==> flow/design.v <==
module router_top (
    input clock,
    input resetn,
    input packet_valid,
    input [7:0] data_in,
    input read_enb_0, read_enb_1, read_enb_2,
    output [7:0] data_out_0, data_out_1, data_out_2,
    output vld_out_0, vld_out_1, vld_out_2,
    output err,
    output busy
);
    wire [7:0] dout;
    wire [2:0] write_enb;
    wire [2:0] soft_reset;
    wire write_enb_reg;
    wire [2:0] read_enb;
    wire [2:0] empty;
    wire [2:0] full;
    wire lfd_state;
    wire detect_add;
    wire ld_state;
    wire laf_state;
    wire full_state;
    wire fifo_full;
    wire rst_int_reg;
    wire parity_done;
    wire low_packet_valid;
    assign read_enb = {read_enb_2, read_enb_1, read_enb_0};
    router_fsm FSM (.clock(clock), .resetn(resetn), .packet_valid(packet_valid), .data_in(data_in), .parity_done(parity_done), .soft_reset_0(soft_reset[0]), .soft_reset_1(soft_reset[1]), .soft_reset_2(soft_reset[2]), .fifo_full(fifo_full), .low_packet_valid(low_packet_valid), .fifo_empty_0(empty[0]), .fifo_empty_1(empty[1]), .fifo_empty_2(empty[2]), .detect_add(detect_add), .ld_state(ld_state), .laf_state(laf_state), .lfd_state(lfd_state), .full_state(full_state), .write_enb_reg(write_enb_reg), .rst_int_reg(rst_int_reg), .busy(busy));
    router_register REG (.clock(clock), .resetn(resetn), .packet_valid(packet_valid), .data_in(data_in), .fifo_full(fifo_full), .detect_add(detect_add), .ld_state(ld_state), .laf_state(laf_state), .full_state(full_state), .lfd_state(lfd_state), .rst_int_reg(rst_int_reg), .err(err), .parity_done(parity_done), .low_packet_valid(low_packet_valid), .dout(dout));
    router_sync SYNC (.clock(clock), .resetn(resetn), .data_in(data_in), .detect_add(detect_add), .write_enb_reg(write_enb_reg), .read_enb_0(read_enb_0), .read_enb_1(read_enb_1), .read_enb_2(read_enb_2), .write_enb(write_enb), .fifo_full(fifo_full), .full_0(full[0]), .full_1(full[1]), .full_2(full[2]), .empty_0(empty[0]), .empty_1(empty[1]), .empty_2(empty[2]), .soft_reset_0(soft_reset[0]), .soft_reset_1(soft_reset[1]), .soft_reset_2(soft_reset[2]), .vld_out_0(vld_out_0), .vld_out_1(vld_out_1), .vld_out_2(vld_out_2));
    router_fifo FIFO0 (.clock(clock), .resetn(resetn), .soft_reset(soft_reset[0]), .write_enb(write_enb[0]), .read_enb(read_enb[0]), .data_in({lfd_state, dout}), .lfd_state(lfd_state), .full(full[0]), .empty(empty[0]), .data_out(data_out_0));
    router_fifo FIFO1 (.clock(clock), .resetn(resetn), .soft_reset(soft_reset[1]), .write_enb(write_enb[1]), .read_enb(read_enb[1]), .data_in({lfd_state, dout}), .lfd_state(lfd_state), .full(full[1]), .empty(empty[1]), .data_out(data_out_1));
    router_fifo FIFO2 (.clock(clock), .resetn(resetn), .soft_reset(soft_reset[2]), .write_enb(write_enb[2]), .read_enb(read_enb[2]), .data_in({lfd_state, dout}), .lfd_state(lfd_state), .full(full[2]), .empty(empty[2]), .data_out(data_out_2));
endmodule
module router_fsm (
    input clock, resetn,
    input packet_valid,
    input [7:0] data_in,
    input fifo_full, fifo_empty_0, fifo_empty_1, fifo_empty_2,
    input soft_reset_0, soft_reset_1, soft_reset_2,
    input parity_done, low_packet_valid,
    output reg detect_add, ld_state, laf_state, lfd_state, full_state,
    output reg write_enb_reg, rst_int_reg, busy
);
    parameter DECODE_ADDRESS = 3'b000,
              LOAD_FIRST_DATA = 3'b001,
              LOAD_DATA = 3'b010,
              LOAD_PARITY = 3'b011,
              FIFO_FULL_STATE = 3'b100,
              LOAD_AFTER_FULL = 3'b101,
              DECODE_ADDRESS_WAIT = 3'b110,
              CHECK_PARITY_ERROR = 3'b111;
    reg [2:0] state, next_state;
    reg [1:0] addr;
    always @(posedge clock) begin
        if (~resetn)
            state <= DECODE_ADDRESS;
        else if ((soft_reset_0 && addr == 2'b00) ||
                 (soft_reset_1 && addr == 2'b01) ||
                 (soft_reset_2 && addr == 2'b10))
            state <= DECODE_ADDRESS;
        else
            state <= next_state;
    end
    always @(posedge clock) begin
        if (~resetn)
            addr <= 2'b00;
        else if (detect_add)
            addr <= data_in[1:0];
    end
    always @(*) begin
        next_state = state;
        case (state)
            DECODE_ADDRESS: begin
                if ((packet_valid && (data_in[1:0] == 2'b00) && fifo_empty_0) ||
                    (packet_valid && (data_in[1:0] == 2'b01) && fifo_empty_1) ||
                    (packet_valid && (data_in[1:0] == 2'b10) && fifo_empty_2))
                    next_state = LOAD_FIRST_DATA;
                else if ((packet_valid && (data_in[1:0] == 2'b00) && ~fifo_empty_0) ||
                         (packet_valid && (data_in[1:0] == 2'b01) && ~fifo_empty_1) ||
                         (packet_valid && (data_in[1:0] == 2'b10) && ~fifo_empty_2))
                    next_state = DECODE_ADDRESS_WAIT;
            end
            DECODE_ADDRESS_WAIT: begin
                if ((addr == 2'b00 && fifo_empty_0) ||
                    (addr == 2'b01 && fifo_empty_1) ||
                    (addr == 2'b10 && fifo_empty_2))
                    next_state = LOAD_FIRST_DATA;
            end
            LOAD_FIRST_DATA: begin
                if (fifo_full)
                    next_state = FIFO_FULL_STATE;
                else
                    next_state = LOAD_DATA;
            end
            LOAD_DATA: begin
                if (fifo_full)
                    next_state = FIFO_FULL_STATE;
                else if (~packet_valid)
                    next_state = LOAD_PARITY;
            end
            LOAD_PARITY: begin
                next_state = CHECK_PARITY_ERROR;
            end
            FIFO_FULL_STATE: begin
                if (~fifo_full)
                    next_state = LOAD_AFTER_FULL;
            end
            LOAD_AFTER_FULL: begin
                if (~parity_done && low_packet_valid)
                    next_state = LOAD_PARITY;
                else if (~parity_done && ~low_packet_valid)
                    next_state = LOAD_DATA;
                else if (parity_done)
                    next_state = DECODE_ADDRESS;
            end
            CHECK_PARITY_ERROR: begin
                if (~fifo_full)
                    next_state = DECODE_ADDRESS;
                else
                    next_state = FIFO_FULL_STATE;
            end
        endcase
    end
    always @(*) begin
        detect_add = 0;
        ld_state = 0;
        laf_state = 0;
        lfd_state = 0;
        full_state = 0;
        write_enb_reg = 0;
        rst_int_reg = 0;
        busy = 0;
        case (state)
            DECODE_ADDRESS: begin
                detect_add = 1;
            end
            DECODE_ADDRESS_WAIT: begin
                detect_add = 1;
            end
            LOAD_FIRST_DATA: begin
                lfd_state = 1;
                busy = 1;
            end
            LOAD_DATA: begin
                ld_state = 1;
                write_enb_reg = 1;
                busy = 1;
            end
            LOAD_PARITY: begin
                busy = 1;
            end
            FIFO_FULL_STATE: begin
                full_state = 1;
                busy = 1;
            end
            LOAD_AFTER_FULL: begin
                laf_state = 1;
                busy = 1;
            end
            CHECK_PARITY_ERROR: begin
                rst_int_reg = 1;
                busy = 1;
            end
        endcase
    end
endmodule
module router_register (
    input clock, resetn, packet_valid,
    input [7:0] data_in,
    input fifo_full, detect_add, ld_state, laf_state, full_state, lfd_state, rst_int_reg,
    output reg err, parity_done, low_packet_valid,
    output reg [7:0] dout
);
    reg [7:0] hold_header_byte, fifo_full_header_byte, internal_parity, packet_parity_byte;
    reg [7:0] fifo_full_data_reg;  
    reg [5:0] count;  
    always @(posedge clock) begin
        if (~resetn)
            hold_header_byte <= 8'b0;
        else if (detect_add && packet_valid)
            hold_header_byte <= data_in;
    end
    always @(posedge clock) begin
        if (~resetn)
            fifo_full_header_byte <= 8'b0;
        else if (detect_add && packet_valid)
            fifo_full_header_byte <= data_in;
    end
    always @(posedge clock) begin
        if (~resetn)
            fifo_full_data_reg <= 8'b0;
        else if (ld_state && fifo_full)
            fifo_full_data_reg <= data_in;
    end
    always @(*) begin
        if (lfd_state)
            dout = hold_header_byte;
        else if (ld_state && ~fifo_full)
            dout = data_in;
        else if (ld_state && fifo_full)
            dout = fifo_full_data_reg;
        else if (laf_state)
            dout = fifo_full_header_byte;
        else
            dout = 8'b0;
    end
    always @(posedge clock) begin
        if (~resetn)
            internal_parity <= 8'b0;
        else if (detect_add)
            internal_parity <= 8'b0;
        else if (lfd_state && packet_valid)
            internal_parity <= internal_parity ^ hold_header_byte;
        else if (ld_state && packet_valid && ~full_state)
            internal_parity <= internal_parity ^ data_in;
    end
    always @(posedge clock) begin
        if (~resetn)
            packet_parity_byte <= 8'b0;
        else if (detect_add && packet_valid)
            packet_parity_byte <= 8'b0;
        else if ((ld_state && ~packet_valid) || (laf_state && ~packet_valid && ~parity_done))
            packet_parity_byte <= data_in;
    end
    always @(posedge clock) begin
        if (~resetn)
            count <= 6'b0;
        else if (detect_add)
            count <= data_in[7:2];  
        else if (ld_state && packet_valid)
            count <= count - 1;
    end
    always @(posedge clock) begin
        if (~resetn)
            low_packet_valid <= 0;
        else
            low_packet_valid <= ~packet_valid;
    end
    always @(posedge clock) begin
        if (~resetn)
            parity_done <= 0;
        else if (detect_add)
            parity_done <= 0;
        else if ((count == 0) && (ld_state || laf_state) && (~packet_valid))
            parity_done <= 1;
    end
    always @(posedge clock) begin
        if (~resetn)
            err <= 0;
        else if (rst_int_reg)
            err <= 0;
        else if (parity_done)
            err <= (internal_parity != packet_parity_byte);
    end
endmodule
module router_sync (
    input clock, resetn,
    input [7:0] data_in,
    input detect_add, write_enb_reg,
    input read_enb_0, read_enb_1, read_enb_2,
    input empty_0, empty_1, empty_2,
    input full_0, full_1, full_2,
    output reg [2:0] write_enb,
    output reg fifo_full,
    output reg vld_out_0, vld_out_1, vld_out_2,
    output reg soft_reset_0, soft_reset_1, soft_reset_2
);
    reg [1:0] internal_addr;
    reg [4:0] timer_0, timer_1, timer_2;  
    always @(posedge clock) begin
        if (~resetn)
            internal_addr <= 2'b0;
        else if (detect_add)
            internal_addr <= data_in[1:0];
    end
    always @(*) begin
        case (internal_addr)
            2'b00: write_enb = {2'b0, write_enb_reg};
            2'b01: write_enb = {1'b0, write_enb_reg, 1'b0};
            2'b10: write_enb = {write_enb_reg, 2'b0};
            default: write_enb = 3'b0;
        endcase
    end
    always @(*) begin
        case (internal_addr)
            2'b00: fifo_full = full_0;
            2'b01: fifo_full = full_1;
            2'b10: fifo_full = full_2;
            default: fifo_full = 0;
        endcase
    end
    always @(posedge clock) begin
        if (~resetn) begin
            vld_out_0 <= 0;
            timer_0 <= 0;
            soft_reset_0 <= 0;
        end else begin
            if (~empty_0)
                vld_out_0 <= 1;
            else
                vld_out_0 <= 0;
            if (vld_out_0 && ~read_enb_0)
                timer_0 <= timer_0 + 1;
            else
                timer_0 <= 0;
            if (timer_0 == 29) begin
                soft_reset_0 <= 1;
                vld_out_0 <= 0;
                timer_0 <= 0;
            end else
                soft_reset_0 <= 0;
        end
    end
    always @(posedge clock) begin
        if (~resetn) begin
            vld_out_1 <= 0;
            timer_1 <= 0;
            soft_reset_1 <= 0;
        end else begin
            if (~empty_1)
                vld_out_1 <= 1;
            else
                vld_out_1 <= 0;
            if (vld_out_1 && ~read_enb_1)
                timer_1 <= timer_1 + 1;
            else
                timer_1 <= 0;
            if (timer_1 == 29) begin
                soft_reset_1 <= 1;
                vld_out_1 <= 0;
                timer_1 <= 0;
            end else
                soft_reset_1 <= 0;
        end
    end
    always @(posedge clock) begin
        if (~resetn) begin
            vld_out_2 <= 0;
            timer_2 <= 0;
            soft_reset_2 <= 0;
        end else begin
            if (~empty_2)
                vld_out_2 <= 1;
            else
                vld_out_2 <= 0;
            if (vld_out_2 && ~read_enb_2)
                timer_2 <= timer_2 + 1;
            else
                timer_2 <= 0;
            if (timer_2 == 29) begin
                soft_reset_2 <= 1;
                vld_out_2 <= 0;
                timer_2 <= 0;
            end else
                soft_reset_2 <= 0;
        end
    end
endmodule
module router_fifo (
    input clock, resetn, soft_reset,
    input write_enb, read_enb, lfd_state,
    input [8:0] data_in,  
    output reg [7:0] data_out,  
    output reg full, empty
);
    reg [8:0] mem [15:0];  
    reg [3:0] wr_ptr, rd_ptr;  
    reg [4:0] count;  
    always @(posedge clock) begin
        if (~resetn || soft_reset)
            wr_ptr <= 0;
        else if (write_enb && ~full)
            wr_ptr <= wr_ptr + 1;
    end
    always @(posedge clock) begin
        if (~resetn || soft_reset)
            rd_ptr <= 0;
        else if (read_enb && ~empty)
            rd_ptr <= rd_ptr + 1;
    end
    always @(posedge clock) begin
        if (~resetn || soft_reset)
            count <= 0;
        else begin
            case ({write_enb & ~full, read_enb & ~empty})
                2'b10: count <= count + 1;
                2'b01: count <= count - 1;
                default: count <= count;
            endcase
        end
    end
    always @(*) begin
        full = (count == 16);
        empty = (count == 0);
    end
    always @(posedge clock) begin
        if (write_enb && ~full)
            mem[wr_ptr] <= data_in;
    end
    always @(posedge clock) begin
        if (~resetn)
            data_out <= 8'b0;
        else if (soft_reset)
            data_out <= 8'b0;
        else if (read_enb && ~empty)
            data_out <= mem[rd_ptr][7:0];
        else if (empty)
            data_out <= 8'b0;
    end
endmodule
Lab notebook: router_top

* Step by step through the tools: router_top
Module router_top before and after one edit of its RTL, step after step. "before" refers to lines of the RTL above, "after" to lines of the edited file. "difference": "after" minus "before" as printed here. "relative change": 100 x difference / "before". Operators carry their Yosys type and port widths (W data, S select, Z words). Cell names lack the library's common part. Not given: --
Design: top module router_top, clock input clock, standard-cell library sky130hd, corner tt_025C_1v80

* Edit of the RTL
Unified diff, file above to edited file. A script made this edit. It changes what the design does and was not meant as an optimisation.
begin of diff
@@ -233,10 +233,5 @@
             count <= count - 1;
     end
-    always @(posedge clock) begin
-        if (~resetn)
-            low_packet_valid <= 0;
-        else
-            low_packet_valid <= ~packet_valid;
-    end
+    always @(*) low_packet_valid = ~packet_valid;
     always @(posedge clock) begin
         if (~resetn)
end of diff

* Elaborated design
Source: Yosys, flattened and elaborated, memories not mapped. Widths are those after wreduce. Print and check cells do not count. Equal cells are merged and count once. Yosys's memory passes give these memory sizes; they may raise the number of words (mostly to a power of two), join words into wider ones and drop unused or constant bits.
Storage and ports:
- register bits after elaboration | before 130, after 129, difference -1, relative change -0.77%
- bits in latches | before 0, after 0, difference 0
- memory bits (writable) | before 432, after 432, difference 0, relative change 0.00%
- memory bits (read-only) | before 64, after 64, difference 0, relative change 0.00%
- clocked read ports x word width | before 35, after 35, difference 0, relative change 0.00%
- memories kept | before 4, after 4, difference 0, relative change 0.00%
- input port bits | before 14, after 14, difference 0, relative change 0.00%
- output and inout bits | before 29, after 29, difference 0, relative change 0.00%
- elaborated cells | before 239, after 237, difference -2, relative change -0.84%
Cells by class:
- $add $sub $neg | before 16, after 16, difference 0, relative change 0.00%
- multiply operators | before 0, after 0, difference 0
- divide/modulo/power cells | before 0, after 0, difference 0
- $lt $le $gt $ge | before 0, after 0, difference 0
- eq/ne operators | before 29, after 29, difference 0, relative change 0.00%
- shifts and indexed selects | before 0, after 0, difference 0
- muxes and demuxes | before 54, after 54, difference 0, relative change 0.00%
- bitwise gates (word level) | before 26, after 25, difference -1, relative change -3.85%
- reduce/logical cells | before 79, after 79, difference 0, relative change 0.00%
Memories:
- words x width with read and write ports | before FIFO0.mem 16x9 r1 w1; FIFO1.mem 16x9 r1 w1; FIFO2.mem 16x9 r1 w1; 8x8 r1 w0, after FIFO0.mem 16x9 r1 w1; FIFO1.mem 16x9 r1 w1; FIFO2.mem 16x9 r1 w1; 8x8 r1 w0
Operators with widths:
- $not A1 Y1 | before 18, after 17, difference -1, relative change -5.56%
Unchanged operator kinds not shown: 38.

* Longest topological paths
Longest topological path by Yosys (ltp), each cell counted once; first at word level (registers and memories cut), then after technology mapping (sequential cells cut; the memories' decode and read muxes count).
Depth:
- depth after elaboration | before 10, after 10, difference 0, relative change 0.00%
- ABC_AREA | before 0, after 0
- depth in mapped cells | before 14, after 13, difference -1, relative change -7.14%
- gate-level depth less buffers | before 13, after 12, difference -1, relative change -7.69%

* Synthesis result
Source: synth_stat.txt of the flow (Yosys; design flattened, memories mapped). It holds for the ABC_AREA given above (unset counts as 0); a run with the other value may have another netlist.
Mapped netlist:
- mapped cells | before 1322, after 1326, difference +4, relative change +0.30%
- mapped area (µm²) | before 21296.7, after 21300.4, difference +3.7, relative change +0.02%
- flip-flops | before 533, after 532, difference -1, relative change -0.19%
- buffer cells | before 67, after 67, difference 0, relative change 0.00%
Cells by type:
- nand2_1 | before 54, after 50, difference -4, relative change -7.41%
- clkbuf_1 | before 45, after 49, difference +4, relative change +8.89%
- inv_1 | before 28, after 24, difference -4, relative change -14.29%
- a211oi_1 | before 0, after 4, difference +4
- nor3_1 | before 16, after 19, difference +3, relative change +18.75%
- or2_2 | before 2, after 5, difference +3, relative change +150.00%
- o21a_1 | before 0, after 3, difference +3
- nor2_1 | before 172, after 170, difference -2, relative change -1.16%
- o21ai_0 | before 14, after 12, difference -2, relative change -14.29%
- buf_2 | before 12, after 10, difference -2, relative change -16.67%
- a32oi_1 | before 2, after 0, difference -2, relative change -100.00%
- and2_1 | before 2, after 4, difference +2, relative change +100.00%
- nor4b_4 | before 2, after 0, difference -2, relative change -100.00%
- o311ai_1 | before 2, after 0, difference -2, relative change -100.00%
- a31o_1 | before 0, after 2, difference +2
- dfxtp_1 | before 149, after 148, difference -1, relative change -0.67%
- mux2i_1 | before 49, after 50, difference +1, relative change +2.04%
- a21oi_1 | before 47, after 46, difference -1, relative change -2.13%
Unchanged cell types not shown: 15. The list need not be complete. By module: a second synthesis without flattening, with its own total; a netlist apart from the flattened one above.
Unflattened totals:
- cells (unflattened synthesis) | before 1401, after 1410, difference +9, relative change +0.64%
- area (unflattened synthesis) (µm²) | before 22128.7, after 22168.8, difference +40.1, relative change +0.18%
Rows give one instance, submodules left out.
By module, before:
- router_fifo | instances 3, cells 336, area 6165.9 µm²
- router_register | instances 1, cells 228, area 1974.4 µm²
- router_sync | instances 1, cells 88, area 888.4 µm²
- router_fsm | instances 1, cells 77, area 768.2 µm²
- router_top | instances 1, cells 0, area 0.0 µm²
By module, after:
- router_fifo | instances 3, cells 336, area 6165.9 µm²
- router_register | instances 1, cells 237, area 2014.4 µm²
- router_sync | instances 1, cells 88, area 888.4 µm²
- router_fsm | instances 1, cells 77, area 768.2 µm²
- router_top | instances 1, cells 0, area 0.0 µm²

* Timing after synthesis
Path of least setup slack by OpenSTA after synthesis, without wires, with an ideal clock, recovery checks aside; 20% of the period is set as input and as output delay. Where synthesis merged equal registers, the netlist keeps one of their names.
Timing path post-synthesis:
- path kind | before register -> register, after register -> register
- from | before reg FIFO1.count[0], after reg FIFO2.count[0]
- to | before mem FIFO0.mem[0][5], after mem FIFO0.mem[0][5]
- period (ps) | before 5000, after 5000, difference 0, relative change 0.00%
- arrival (ps) | before 3422, after 3513, difference +91, relative change +2.66%
- data required time (ps) | before 4422, after 4422, difference 0, relative change 0.00%
- setup slack (ps) | before 1001, after 909, difference -92
- delay of the path (ps) | before 4000, after 4091, difference +91, relative change +2.28%
- stages | before 8, after 7, difference -1, relative change -12.50%
- path buffers | before 2, after 1, difference -1, relative change -50.00%
- synthesis period reached (ps) | before 3999, after 4091, difference +92, relative change +2.30%
"delay of the path" is the arrival time less input delay plus setup time. "stages" counts driving pins, that of a launching flip-flop among them; a cell with two outputs on the path counts twice. "synthesis period reached" = period - worst setup slack (recovery checks aside). The figure is calculated, with input and output delays left at 20% of the set period. Between the ends stands the longest chain of elaborated cells between them, by number of cells; it is not shown to be the way that was timed. Of several equally long chains one is given. Each line given opens the expression or statement behind the cell; cells for indexed reads and writes are added by Yosys, which also makes memories of some case tables. At most two assigning lines are given for a register; there are more.
On the way, post-synthesis, before: path through dfxtp_1 -> nor4_2 -> a32oi_1 -> nand2_1 -> buf_6 -> buf_2 -> mux2i_1 -> o21ai_0, length of the longest elaborated chain 7
Ends and longest elaborated chain, post-synthesis, before:
- from (decl) | RTL line 370 | reg [4:0] count;
- from (assign) | RTL line 388 | 2'b10: count <= count + 1;
- from (assign) | RTL line 389 | 2'b01: count <= count - 1;
- $eq A5 B5 Y1 | RTL line 395 | full = (count == 16);
- $pmux W1 S3 | RTL line 287 | case (internal_addr)
- $logic_and A1 B1 Y1 | RTL line 202 | else if (ld_state && fifo_full)
- $mux W8 | RTL line 202
- $mux W8 | RTL line 200 | else if (ld_state && ~fifo_full)
- $mux W8 | RTL line 198 | if (lfd_state)
- $mux W9 | RTL line 399 | if (write_enb && ~full)
- to (decl) | RTL line 368 | reg [8:0] mem [15:0];
On the way, post-synthesis, after: path through dfxtp_1 -> nor4_2 -> nand3_1 -> nand2_4 -> buf_1 -> mux2i_1 -> o21ai_0, length of the longest elaborated chain 7
Ends and longest elaborated chain, post-synthesis, after:
- from (decl) | RTL line 365 | reg [4:0] count;
- from (assign) | RTL line 383 | 2'b10: count <= count + 1;
- from (assign) | RTL line 384 | 2'b01: count <= count - 1;
- $eq A5 B5 Y1 | RTL line 390 | full = (count == 16);
- $pmux W1 S3 | RTL line 282 | case (internal_addr)
- $logic_and A1 B1 Y1 | RTL line 202 | else if (ld_state && fifo_full)
- $mux W8 | RTL line 202
- $mux W8 | RTL line 200 | else if (ld_state && ~fifo_full)
- $mux W8 | RTL line 198 | if (lfd_state)
- $mux W9 | RTL line 394 | if (write_enb && ~full)
- to (decl) | RTL line 363 | reg [8:0] mem [15:0];

* Path in the finished layout
From the final timing report of the runs of set A: the path of least setup slack in the routed layout; clock arrival at registers is part of the times. The path's times are printed in steps of 10 ps; the period is the one set.
Timing path post-layout:
- path kind | before register -> register, after register -> register
- from | before reg FIFO1.count[0], after reg FIFO2.count[0]
- to | before reg FIFO1.count[4], after reg FIFO2.count[4]
- period (ps) | before 3570, after 3570, difference 0, relative change 0.00%
- arrival (ps) | before 3600, after 3510, difference -90, relative change -2.50%
- data required time (ps) | before 4100, after 4090, difference -10, relative change -0.24%
- setup slack (ps) | before 500, after 580, difference +80
- stages | before 11, after 11, difference 0, relative change 0.00%
- path buffers | before 0, after 0, difference 0
Between the ends stands the longest chain of elaborated cells between them, by number of cells; it is not shown to be the way that was timed. Of several equally long chains one is given. At most two assigning lines are given for a register; there are more.
On the way, post-layout, before: path through dfxtp_1 -> or4_4 -> nor2_1 -> nor2b_1 -> ha_1 -> fa_1 -> a21o_1 -> a21oi_1 -> xor2_1 -> or3_1 -> a21oi_1, length of the longest elaborated chain 5
Ends and longest elaborated chain, post-layout, before:
- from (decl) | RTL line 370 | reg [4:0] count;
- from (assign) | RTL line 388 | 2'b10: count <= count + 1;
- from (assign) | RTL line 389 | 2'b01: count <= count - 1;
- $logic_not A5 Y1 | RTL line 396 | empty = (count == 0);
- $not A1 Y1 | RTL line 387 | case ({write_enb & ~full, read_enb & ~empty})
- $and A1 B1 Y1 | RTL line 387
- $eq A2 B1 Y1 | RTL line 387
- $pmux W5 S2 | RTL line 387
- to (assign) | RTL line 388
- to (assign) | RTL line 389
- to (decl) | RTL line 370
On the way, post-layout, after: path through dfxtp_1 -> or4_1 -> nor2_1 -> nor2b_1 -> ha_1 -> fa_1 -> a21o_1 -> a21oi_1 -> xor2_1 -> or3_1 -> a21oi_1, length of the longest elaborated chain 5
Ends and longest elaborated chain, post-layout, after:
- from (decl) | RTL line 365 | reg [4:0] count;
- from (assign) | RTL line 383 | 2'b10: count <= count + 1;
- from (assign) | RTL line 384 | 2'b01: count <= count - 1;
- $logic_not A5 Y1 | RTL line 391 | empty = (count == 0);
- $not A1 Y1 | RTL line 382 | case ({write_enb & ~full, read_enb & ~empty})
- $and A1 B1 Y1 | RTL line 382
- $eq A2 B1 Y1 | RTL line 382
- $pmux W5 S2 | RTL line 382
- to (assign) | RTL line 383
- to (assign) | RTL line 384
- to (decl) | RTL line 365

* Layout results
Runs of the flow (Yosys, OpenROAD) on both versions; the two runs of a pair have the same settings. The constraints put input and output delay at 20% of the set period each and load the outputs with 0.01 pF.
Flow settings, set A: period_ns 3.57, CAP_MARGIN 20, CORE_MARGIN 2, CORE_UTILIZATION 40, SLEW_MARGIN 20
Final reports, set A:
- Yosys chip area after synthesis (µm²) | before 21296.7, after 21300.4, difference +3.7, relative change +0.02%
- die outline area (µm²) | before 55102.9, after 55112.3, difference +9.4, relative change +0.02%
- standard-cell area after routing (µm²) | before 24617.4, after 24576.1, difference -41.3, relative change -0.17%
- final design utilization (%) | before 46.8, after 46.7, difference -0.1
- worst slack on setup checks (ps) | before 501, after 576, difference +75
- summed negative setup slack (ps) | before 0, after 0, difference 0
- worst hold slack (ps) | before 457, after 408, difference -49
- total power after layout (W) | before 0.015706, after 0.01595, difference +0.000244, relative change +1.55%
- clock period reached (ps) | before 3069, after 2994, difference -75, relative change -2.44%
Flow settings, set B: CORE_ASPECT_RATIO 0.8, CORE_UTILIZATION 41, GPL_TIMING_DRIVEN 0, PLACE_DENSITY_LB_ADDON 0.24, SETUP_SLACK_MARGIN 0.01, TNS_END_PERCENT 35, period_ns 4.48, CAP_MARGIN 20, CORE_MARGIN 2, SLEW_MARGIN 20
Final reports, set B:
- Yosys chip area after synthesis (µm²) | before 21296.7, after 21300.4, difference +3.7, relative change +0.02%
- die outline area (µm²) | before 53793.7, after 53802.7, difference +9.0, relative change +0.02%
- standard-cell area after routing (µm²) | before 24559.8, after 24773.8, difference +214.0, relative change +0.87%
- final design utilization (%) | before 48.0, after 48.4, difference +0.4
- worst slack on setup checks (ps) | before 926, after 1081, difference +155
- summed negative setup slack (ps) | before 0, after 0, difference 0
- worst hold slack (ps) | before 430, after 424, difference -6
- total power after layout (W) | before 0.012353, after 0.013048, difference +0.000695, relative change +5.63%
- clock period reached (ps) | before 3554, after 3399, difference -155, relative change -4.36%
"clock period reached": clock period set for the run, less the worst setup slack. It is reckoned from that one timing run; input and output delays stay at 20% of the period that was set. "total power after layout" rests on the timing tool's default activity at the inputs, not on a simulated workload.
